==> flow/design.v <==
module sync 
( 
    input  logic CLKip, 
    input  logic SIGi,
    output logic SIGo
);
    logic meta_sig;
    always_ff @(posedge CLKip) meta_sig <= SIGi;
    always_ff @(posedge CLKip) SIGo     <= meta_sig;
endmodule
module mem 
    # ( 
    parameter DATA_WIDTH = 32
    ) (
    input  logic                  CLKip,
    input  logic                  RDi,       
    input  logic                  WEi,     
    input  logic [DATA_WIDTH-1:0] DATAi,
    output logic [DATA_WIDTH-1:0] Qo
);
	logic [DATA_WIDTH-1:0] ram;
	always_ff @(posedge CLKip) if (WEi) ram <= DATAi;
	always_ff @(posedge CLKip) if (RDi) Qo <= ram;
endmodule
`timescale 1ns/1ps
module uart_rx 
    # (
    parameter FREQ_CLK  = 100_000_000,  
    parameter DATA_WDTH = 8          
    ) (
    input   wire                    CLKip,  
    input   wire                    RSTi,  
    input   wire                    RXi,  
    input   wire                    BAUD_RATE_RDi,  
    input   wire                    BAUD_RATE_WEi,  
    input   logic [31:0]            BAUD_RATEi,  
    output  logic                   DONEo,  
    output  logic                   READYo,  
    output  logic [DATA_WDTH-1:0]   DATAo  
    );
    int unsigned                    baud_rate;  
    int unsigned                    bit_cntr;  
    int unsigned                    half_bit_cntr;  
    logic                           half_rx_strb;  
    logic                           rx_strb;  
    int unsigned                    clk_count;  
    logic [$clog2(DATA_WDTH+1)-1:0] bit_idx;   
    logic [DATA_WDTH-1:0]           data;  
    logic                           rx;  
    logic                           rst;  
    logic                           done;  
    logic                           ready;  
    logic                           baud_rate_read;  
    logic                           baud_rate_we;  
    int unsigned                    br;  
    sync rx_stab (.CLKip (CLKip), .SIGi (RXi), .SIGo (rx));
    sync rst_stab (.CLKip (CLKip), .SIGi (RSTi), .SIGo (rst));
    sync br_we_stab (.CLKip (CLKip), .SIGi (BAUD_RATE_WEi), .SIGo (baud_rate_we));
    sync br_rd_stab (.CLKip (CLKip), .SIGi (BAUD_RATE_RDi), .SIGo (baud_rate_read));
    mem baud_rate_mem (
        .CLKip  (CLKip),
        .RDi    (baud_rate_read),  
        .WEi    (baud_rate_we),
        .DATAi  (baud_rate), 
        .Qo     (br)
        );
    typedef enum logic [1:0] {       
        IDLE    = 2'h0,
        START   = 2'h1,
        RECEIVE = 2'h2,
        STOP    = 2'h3
    } statetype;
    statetype STATE;
    always_comb begin: calc_bit_value
        baud_rate = BAUD_RATEi;
        bit_cntr = FREQ_CLK / baud_rate;
        half_bit_cntr = bit_cntr >> 1;
    end
always @(posedge CLKip) begin: strobe_logic
    if (rst) begin
        clk_count <= 0;
        half_rx_strb <= 0;
        rx_strb <= 0;
    end else begin
        case (STATE)
            IDLE: begin
                clk_count <= 0;
                half_rx_strb <= 0;
                rx_strb <= 0;
            end
            START: begin
                if (clk_count == half_bit_cntr) begin
                    half_rx_strb <= 1;
                    clk_count <= 0;
                end
                else begin
                    half_rx_strb <= 0;
                    clk_count <= clk_count + 1;
                end                
            end
            RECEIVE: begin
                if (clk_count == bit_cntr) begin
                    rx_strb <= 1;
                    clk_count <= 0;
                end
                else begin
                    rx_strb <= 0;
                    clk_count <= clk_count + 1;
                end                  
            end
            STOP: begin
                if (clk_count == bit_cntr) begin
                    rx_strb <= 1;
                    clk_count <= 0;
                end
                else begin
                    rx_strb <= 0;
                    clk_count <= clk_count + 1;
                end                  
            end  
            default: begin
                clk_count <= 0;
            end
        endcase
    end
end
    always_ff @(posedge CLKip) begin: fsm_uart_rx
        if (rst) begin
            bit_idx     <= 0;
            STATE       <= IDLE;
            done        <= 0;
        end
        else begin
            case (STATE)
                IDLE: begin
                    ready          <= 1;
                    if (rx == 1'b0) STATE <= rx ? IDLE : START;
                end
                START: begin
                    ready          <= 0;
                    done           <= 0;
                    if (half_rx_strb) begin
                        STATE <= rx ? IDLE : RECEIVE;
                    end
                    else begin 
                        STATE <= START;
                    end
                end
                RECEIVE: begin
                    if (rx_strb) begin
                        /*verilator lint_off WIDTHTRUNC*/                        
                        data[bit_idx] <= rx;
                        /*verilator lint_on WIDTHTRUNC*/
                        if (bit_idx < DATA_WDTH-1) begin 
                            bit_idx <= bit_idx + 1;
                        end
                        else begin 
                            bit_idx <= 0;
                            STATE   <= STOP;
                            done    <= 1;
                        end 
                    end
                    else begin
                        STATE <= RECEIVE;
                    end  
                end
                STOP: begin
                    if (rx_strb) STATE <= rx_strb ? IDLE : STOP;
                end
                default: begin
                    STATE <= IDLE;
                end 
            endcase            
        end   
    end 
    always_comb begin: set_out
        DATAo = data;
        READYo = ready;
        DONEo = done;
    end
endmodule
`timescale 1ns/1ps
module fifo #(
    parameter DATA_WIDTH = 8,
    parameter FIFO_DEPTH = 16,
    parameter LOG2_DEPTH = $clog2(FIFO_DEPTH)
) (
    input  logic                     CLKip,
    input  logic                     RSTi,
    input  logic                     WEi,
    input  logic [DATA_WIDTH-1:0]    DATAi,
    input  logic                     RDi,
    output logic [DATA_WIDTH-1:0]    DATAo,
    output logic                     FULLo,
    output logic                     EMPTYo
);
    logic [DATA_WIDTH-1:0] memory [0:FIFO_DEPTH-1];
    logic [LOG2_DEPTH:0]   count;
    logic [LOG2_DEPTH-1:0] wr_ptr;
    logic [LOG2_DEPTH-1:0] rd_ptr;
    logic [1:0] count_state;
    always_ff @(posedge CLKip or posedge RSTi) begin
        if (RSTi) begin
            wr_ptr  <= '0;
            rd_ptr  <= '0;
            count   <= '0;
            count_state <= '0;
        end 
        else begin
            if (WEi && !FULLo) begin: write
                wr_ptr <= (wr_ptr == '1) ? 0 : wr_ptr + 1;
            end
            if (RDi && !EMPTYo) begin: read
                rd_ptr <= (rd_ptr == '1) ? 0 : rd_ptr + 1;
            end
            case ({WEi && !FULLo, RDi && !EMPTYo})
                2'b01:   count <= count - 1;
                2'b10:   count <= count + 1;
                2'b11:   count <= count;
                default: count <= count;
            endcase
        end
    end
    always_ff @(posedge CLKip) begin
        if (!RSTi && WEi && !FULLo) memory[wr_ptr] <= DATAi;
        if (!RSTi && RDi && !EMPTYo) DATAo <= memory[rd_ptr];
    end
    always_comb begin: status
        FULLo  = (count == FIFO_DEPTH);
        EMPTYo = (count == 0);
    end
endmodule
`timescale 1ns/1ps
module uart #(
    parameter CLK_FREQ = 100_000_000,   
    parameter DATA_WIDTH = 8,           
    parameter FIFO_DEPTH = 16           
) (
    input  logic                    CLKip,        
    input  logic                    RSTi,         
    input  logic                    RXi,          
    input  logic [31:0]             BAUD_RATEi,   
    input  logic                    BAUD_RATE_WEi,  
    input  logic                    BAUD_RATE_RDi,  
    output logic                    DONEo,
    output logic [DATA_WIDTH-1:0]   DATAo,  
    output logic                    EMPTYo,   
    output logic                    FULLo     
);
    logic [DATA_WIDTH-1:0] data;
    logic done;
    logic ready;
    logic RDi;
    always_ff @(posedge CLKip) begin
        RDi <= 1;
        DONEo <=done;
    end
    uart_rx #(
        .FREQ_CLK       (CLK_FREQ),
        .DATA_WDTH      (DATA_WIDTH)
    ) uart_rx_inst (
        .CLKip          (CLKip),
        .RSTi           (RSTi),
        .RXi            (RXi),
        .BAUD_RATEi     (BAUD_RATEi),
        .BAUD_RATE_WEi  (BAUD_RATE_WEi),
        .BAUD_RATE_RDi  (BAUD_RATE_RDi),
        .DONEo          (done),
        .READYo         (ready),
        .DATAo          (data)
    );
    fifo #(
        .DATA_WIDTH     (DATA_WIDTH),
        .FIFO_DEPTH     (FIFO_DEPTH)
    ) fifo_inst (
        .CLKip          (CLKip),
        .RSTi           (RSTi),
        .WEi            (done),        
        .DATAi          (data),      
        .RDi            (RDi),          
        .DATAo          (DATAo),      
        .FULLo          (FULLo),      
        .EMPTYo         (EMPTYo)     
    );
endmodule
# Reports on uart
# Tool output for the design above, in the order of the flow.
# Line numbers count from 1 in the design file above.
# A cell with - has no value.
[setup]
design = "uart"
clock_port = "CLKip"
lib = "sky130hd"
pvt_corner = "tt_025C_1v80"

# Word level
# Yosys after proc, flatten, opt, wreduce and memory -nomap, before mapping. Memory bits, and registers merged into a memory's read port (data or address), are not among the register bits. Print and check cells are not counted. Equal cells are merged and count once.
# Yosys's memory passes give these memory sizes; they may raise the number of words (mostly to a power of two), join words into wider ones and drop unused or constant bits.
[bits]
in_bits = 37
ram_bits = 128
reg_bits = 67
clocked_rd_ports_x_width = 8
out_inout_bits = 11
mem_count = 1
wordCells = 93
[classes]
shifts = 2
n_eq = 15
addsub = 7
bitwise = 5
reduce_and_logical = 20
compare = 1
muxes = 26
div_mod_pow = 1
[memory_table]
columns = ["memory", "words", "width", "read_ports", "write_ports", "line_no", "rtl"]
rows = [
  ["fifo_inst.memory", 16, 8, 1, 1, 197, "logic [DATA_WIDTH-1:0] memory [0:FIFO_DEPTH-1];"],
]
[ops]
columns = ["cell", "count"]
rows = [
  ["27-bit by 32-bit divider with 32-bit output (first input constant)", 1],
  ["32-bit parallel mux with 3-bit select", 1],
  ["32-bit two-way mux", 2],
  ["32-bit by 1-bit adder with 32-bit output (second input constant)", 1],
  ["32-bit by 31-bit equality test with 1-bit output", 1],
  ["32-bit equality test", 1],
  ["8-bit two-way mux", 3],
  ["4-bit two-way mux", 4],
  ["4-bit by 1-bit adder with 4-bit output (second input constant)", 3],
  ["2-bit two-way mux", 6],
  ["5-bit parallel mux with 2-bit select", 1],
  ["1-bit by 5-bit variable shift with 8-bit output", 1],
  ["1-bit by 5-bit variable shift with 8-bit output (first input constant)", 1],
  ["4-bit equality test (second input constant)", 2],
  ["8-bit bitwise AND", 1],
  ["8-bit bitwise OR", 1],
  ["8-bit NOT", 1],
  ["2-bit parallel mux with 4-bit select", 1],
  ["2-bit equality test (second input constant)", 3],
  ["2-bit nonzero test", 3],
  ["3-bit AND reduction", 2],
  ["1-bit parallel mux with 2-bit select", 3],
  ["4-bit negation with 5-bit output", 1],
  ["5-bit by 1-bit adder with 5-bit output (second input constant)", 1],
  ["5-bit by 1-bit subtractor with 5-bit output (second input constant)", 1],
  ["5-bit equality test (second input constant)", 1],
  ["5-bit zero test", 1],
  ["1-bit two-way mux", 5],
]
# Other operator kinds: 15; their cells: 24.

# Longest topological paths
# Depth = most cells in a row (Yosys ltp): at word level without a register or memory, in the mapped netlist without a sequential cell, where the memories' decode and read muxes count.
[logic_depth]
ltp_word = 7
abc_area = 0
depth_mapped = 332
mapped_depth_nobuf = 294

# After synthesis
# Source: synth_stat.txt of the flow (Yosys; design flattened, memories mapped). It holds for the ABC_AREA given above (unset counts as 0); a run with the other value may have another netlist.
[mapped]
flip_flops = 205
yosys_area_um2 = 41501.1
stdcells = 5633
[types]
columns = ["type", "count", "area_total_um2"]
rows = [
  ["sky130_fd_sc_hd__ha_1", 509, 6.37E+03],
  ["sky130_fd_sc_hd__edfxtp_1", 144, 4.32E+03],
  ["sky130_fd_sc_hd__xnor2_1", 288, 2.52E+03],
  ["sky130_fd_sc_hd__nor2_1", 649, 2.44E+03],
  ["sky130_fd_sc_hd__a21oi_1", 467, 2.34E+03],
  ["sky130_fd_sc_hd__nand2_1", 570, 2.14E+03],
  ["sky130_fd_sc_hd__o21ai_0", 334, 1.67E+03],
  ["sky130_fd_sc_hd__xor2_1", 161, 1.41E+03],
  ["sky130_fd_sc_hd__a21o_1", 171, 1.28E+03],
  ["sky130_fd_sc_hd__dfxtp_1", 48, 960.922],
  ["sky130_fd_sc_hd__mux4_2", 40, 900.864],
  ["sky130_fd_sc_hd__o21a_1", 111, 833.299],
  ["sky130_fd_sc_hd__nand3_1", 164, 820.787],
  ["sky130_fd_sc_hd__inv_1", 205, 769.488],
  ["sky130_fd_sc_hd__mux2_2", 64, 720.691],
  ["sky130_fd_sc_hd__nor3_1", 140, 700.672],
  ["sky130_fd_sc_hd__a31oi_1", 104, 650.624],
  ["sky130_fd_sc_hd__clkbuf_1", 167, 626.851],
]
# Not listed: further types 89, cells in them 1297.
# The figures by module come from a second, unflattened synthesis with its own total; it is not the netlist above.
[unflattened]
hier_cells = 5456
hier_area_um2 = 40861.7
# Rows give one instance, submodules left out.
[by_module]
columns = ["module", "cells", "n_inst", "area_um2"]
rows = [
  ["uart_rx", 5125, 1, 34732.1],
  ["fifo", 325, 1, 6025.8],
  ["sync", 2, 2, 40.0],
  ["uart", 2, 1, 23.8],
]

# Worst setup path after synthesis
# Source: OpenSTA report_checks on the synthesized netlist (no wires, ideal clock, input and output delay 20% of the period each), path of least setup slack; recovery checks are left aside. Register names are those of the netlist, which keeps one name where synthesis merged equal registers.
[synth_path]
kind = "input port to flip-flop"
from = "input port BAUD_RATEi[31]"
to = "register uart_rx_inst.clk_count[2]"
period_ns = 120.0
arrival_time_ns = 93.809
setup_time_ns = 0.115
path_slack_ns = 26.076
driving_pins = 309
path_buffers = 65
input_delay_ns = 24.000
delay_ns = 69.924
launch_ns = 24.000
period_less_setup_slack_ns = 93.924
# "delay_ns" = arrival - input delay + setup time.
# "driving_pins" counts driving pins, that of a launching flip-flop among them; a cell with two outputs on the path counts twice.
# "period_less_setup_slack_ns" = period - worst setup slack (recovery checks aside). The figure is calculated, with input and output delays left at 20% of the set period.
# The rows between start and end are the longest chain of elaborated cells between them; the timing report does not say that the signal goes this way. Where chains are equally long, one stands for them.
# Each line given opens the expression or statement behind the cell; cells for indexed reads and writes are added by Yosys, which also makes memories of some case tables.
# At most two assigning lines are given for a register; there are more.
[synth_between]
path_cell_list = "sky130_fd_sc_hd__buf_6 > sky130_fd_sc_hd__or4_4 > sky130_fd_sc_hd__buf_6 > sky130_fd_sc_hd__or4_4 > sky130_fd_sc_hd__buf_6 > sky130_fd_sc_hd__buf_6 > sky130_fd_sc_hd__or3_4 > sky130_fd_sc_hd__buf_6 > sky130_fd_sc_hd__clkbuf_1 > sky130_fd_sc_hd__buf_1 > sky130_fd_sc_hd__nor3_1 > sky130_fd_sc_hd__ha_1 > sky130_fd_sc_hd__nor2_1 > sky130_fd_sc_hd__a2111oi_2 > sky130_fd_sc_hd__mux2i_1 > sky130_fd_sc_hd__nor2_1 > sky130_fd_sc_hd__ha_1 > sky130_fd_sc_hd__a21o_1 > [... 273 more ...] > sky130_fd_sc_hd__clkbuf_1 > sky130_fd_sc_hd__clkbuf_1 > sky130_fd_sc_hd__o22ai_1 > sky130_fd_sc_hd__a21oi_1 > sky130_fd_sc_hd__ha_1 > sky130_fd_sc_hd__and4_1 > sky130_fd_sc_hd__a21oi_1 > sky130_fd_sc_hd__a211oi_1 > sky130_fd_sc_hd__a211oi_1 > sky130_fd_sc_hd__o21ai_0 > sky130_fd_sc_hd__a21oi_1 > sky130_fd_sc_hd__o21ai_0 > sky130_fd_sc_hd__a21oi_1 > sky130_fd_sc_hd__xnor2_1 > sky130_fd_sc_hd__nand4b_1 > sky130_fd_sc_hd__a32oi_2 > sky130_fd_sc_hd__buf_6 > sky130_fd_sc_hd__nor2_1"
elab_chain_cells = 4
cells_between = 6
[synth_lines]
columns = ["element", "line_no", "rtl"]
rows = [
  ["start: declaration", 242, "input  logic [31:0]             BAUD_RATEi,"],
  ["27-bit by 32-bit divider with 32-bit output", 76, "bit_cntr = FREQ_CLK / baud_rate;"],
  ["32-bit equality test", 112, "if (clk_count == bit_cntr) begin"],
  ["32-bit two-way mux", 112, ""],
  ["32-bit parallel mux with 3-bit select", 85, "case (STATE)"],
  ["end: assignment", 98, "clk_count <= clk_count + 1;"],
  ["end: assignment", 108, "clk_count <= clk_count + 1;"],
  ["end: declaration", 46, "int unsigned                    clk_count;"],
]

# Timing after layout
# From the final timing report of flow run 1: the path of least setup slack in the routed layout; clock arrival at registers is part of the times.
[layout_path]
kind = "input port to flip-flop"
from = "input port BAUD_RATEi[31]"
to = "register uart_rx_inst.clk_count[13]"
driving_pins = 277
period_ns = 200.0
path_slack_ns = 74.04
setup_time_ns = 0.12
input_delay_ns = 40.00
path_buffers = 17
arrival_time_ns = 126.36
launch_ns = 40.00
# The rows between start and end are the longest chain of elaborated cells between them; the timing report does not say that the signal goes this way. Where chains are equally long, one stands for them.
# At most two assigning lines are given for a register; there are more.
[layout_between]
path_cell_list = "sky130_fd_sc_hd__clkdlybuf4s50_1 > sky130_fd_sc_hd__or4_4 > sky130_fd_sc_hd__or4_4 > sky130_fd_sc_hd__or3_4 > sky130_fd_sc_hd__nor3_1 > sky130_fd_sc_hd__ha_1 > sky130_fd_sc_hd__nor2_1 > sky130_fd_sc_hd__a2111oi_2 > sky130_fd_sc_hd__mux2i_1 > sky130_fd_sc_hd__nor2_1 > sky130_fd_sc_hd__ha_1 > sky130_fd_sc_hd__a21o_1 > sky130_fd_sc_hd__a31oi_1 > sky130_fd_sc_hd__nand3_1 > sky130_fd_sc_hd__o21ai_0 > sky130_fd_sc_hd__and2_1 > sky130_fd_sc_hd__ha_1 > sky130_fd_sc_hd__o21ai_0 > [... 241 more ...] > sky130_fd_sc_hd__nand2_1 > sky130_fd_sc_hd__buf_4 > sky130_fd_sc_hd__nand2_1 > sky130_fd_sc_hd__o22ai_1 > sky130_fd_sc_hd__a211o_1 > sky130_fd_sc_hd__ha_1 > sky130_fd_sc_hd__nand4_1 > sky130_fd_sc_hd__nor2_1 > sky130_fd_sc_hd__nand3_1 > sky130_fd_sc_hd__nor3_1 > sky130_fd_sc_hd__a21oi_1 > sky130_fd_sc_hd__o21ai_0 > sky130_fd_sc_hd__a21oi_1 > sky130_fd_sc_hd__xnor2_1 > sky130_fd_sc_hd__nand4b_1 > sky130_fd_sc_hd__a32oi_2 > sky130_fd_sc_hd__buf_4 > sky130_fd_sc_hd__nor2_1"
elab_chain_cells = 4
cells_between = 6
[layout_lines]
columns = ["element", "line_no", "rtl"]
rows = [
  ["start: declaration", 242, "input  logic [31:0]             BAUD_RATEi,"],
  ["27-bit by 32-bit divider with 32-bit output", 76, "bit_cntr = FREQ_CLK / baud_rate;"],
  ["32-bit equality test", 112, "if (clk_count == bit_cntr) begin"],
  ["32-bit two-way mux", 112, ""],
  ["32-bit parallel mux with 3-bit select", 85, "case (STATE)"],
  ["end: assignment", 98, "clk_count <= clk_count + 1;"],
  ["end: assignment", 108, "clk_count <= clk_count + 1;"],
  ["end: declaration", 46, "int unsigned                    clk_count;"],
]

# Flow measurements of uart on sky130hd: 4 stored runs with different settings, listed in no order. Input and output delays are each 20% of the period that was set; the output load is 0.01 pF.
# "period_reached_ns": clock period set for the run, less the worst setup slack. It is reckoned from that one timing run; input and output delays stay at 20% of the period that was set.
# "critical_path_time_ns": the worst setup path's part of the clock period (all of it between registers, 20% less for each end at a port) less its slack. A launch clock that arrives late makes it longer, a capture clock that arrives late makes it shorter.
# "design_power_mw" is the tool's figure for a default switching activity; nothing was simulated.

[[run]]
name = "flow run 1"
[run.settings]
CORE_UTILIZATION = 40
PLACE_DENSITY = 0.6
period_ns = 200.0
CAP_MARGIN = 20
CORE_MARGIN = 2
SLEW_MARGIN = 20
[run.results]
ys_area_um2 = 41501.1
die_um2 = 106344.0
final_cell_area_um2 = 44201.1
finalUtil_frac = 0.428
fin_ws_ns = 74.036
setupTns_ns = 0.000
timing.hold.ws_ns = 0.333
design_power_mw = 0.1577
period_reached_ns = 125.964
critical_path_time_ns = 85.96
path_kind = "input port to flip-flop"

[[run]]
name = "flow run 2"
[run.settings]
CORE_UTILIZATION = 40
PLACE_DENSITY = 0.6
period_ns = 120.0
CAP_MARGIN = 20
CORE_MARGIN = 2
SLEW_MARGIN = 20
[run.results]
ys_area_um2 = 41501.1
die_um2 = 106344.0
final_cell_area_um2 = 44216.2
finalUtil_frac = 0.428
fin_ws_ns = 10.811
setupTns_ns = 0.000
timing.hold.ws_ns = 0.326
design_power_mw = 0.2619
period_reached_ns = 109.189
critical_path_time_ns = 85.19
path_kind = "input port to flip-flop"

[[run]]
name = "flow run 3"
[run.settings]
ABC_AREA = 1
CELL_PAD_IN_SITES_DETAIL_PLACEMENT = 0
CELL_PAD_IN_SITES_GLOBAL_PLACEMENT = 3
CORE_ASPECT_RATIO = 0.94
CORE_UTILIZATION = 45
CTS_CLUSTER_DIAMETER = 225
GPL_ROUTABILITY_DRIVEN = 0
GPL_TIMING_DRIVEN = 0
PLACE_DENSITY_LB_ADDON = 0.1
SETUP_SLACK_MARGIN = -0.56
SLEW_MARGIN = 10
TNS_END_PERCENT = 85
period_ns = 103.0
CAP_MARGIN = 20
CORE_MARGIN = 2
[run.results]
outcome = "stopped before the end: placement reported FLW-0024"

[[run]]
name = "flow run 4"
[run.settings]
ABC_AREA = 0
CELL_PAD_IN_SITES_DETAIL_PLACEMENT = 0
CELL_PAD_IN_SITES_GLOBAL_PLACEMENT = 1
CORE_ASPECT_RATIO = 0.94
CORE_UTILIZATION = 16
CTS_CLUSTER_DIAMETER = 225
GPL_ROUTABILITY_DRIVEN = 0
GPL_TIMING_DRIVEN = 1
MIN_ROUTING_LAYER = "met2"
PLACE_DENSITY_LB_ADDON = 0.1
SETUP_SLACK_MARGIN = -0.56
SLEW_MARGIN = 10
TNS_END_PERCENT = 85
period_ns = 174.0
CAP_MARGIN = 20
CORE_MARGIN = 2
[run.results]
ys_area_um2 = 41501.1
die_um2 = 263472.0
final_cell_area_um2 = 47435.5
finalUtil_frac = 0.184
fin_ws_ns = 45.540
setupTns_ns = 0.000
timing.hold.ws_ns = 0.332
design_power_mw = 0.1947
period_reached_ns = 128.460
critical_path_time_ns = 93.66
path_kind = "input port to flip-flop"
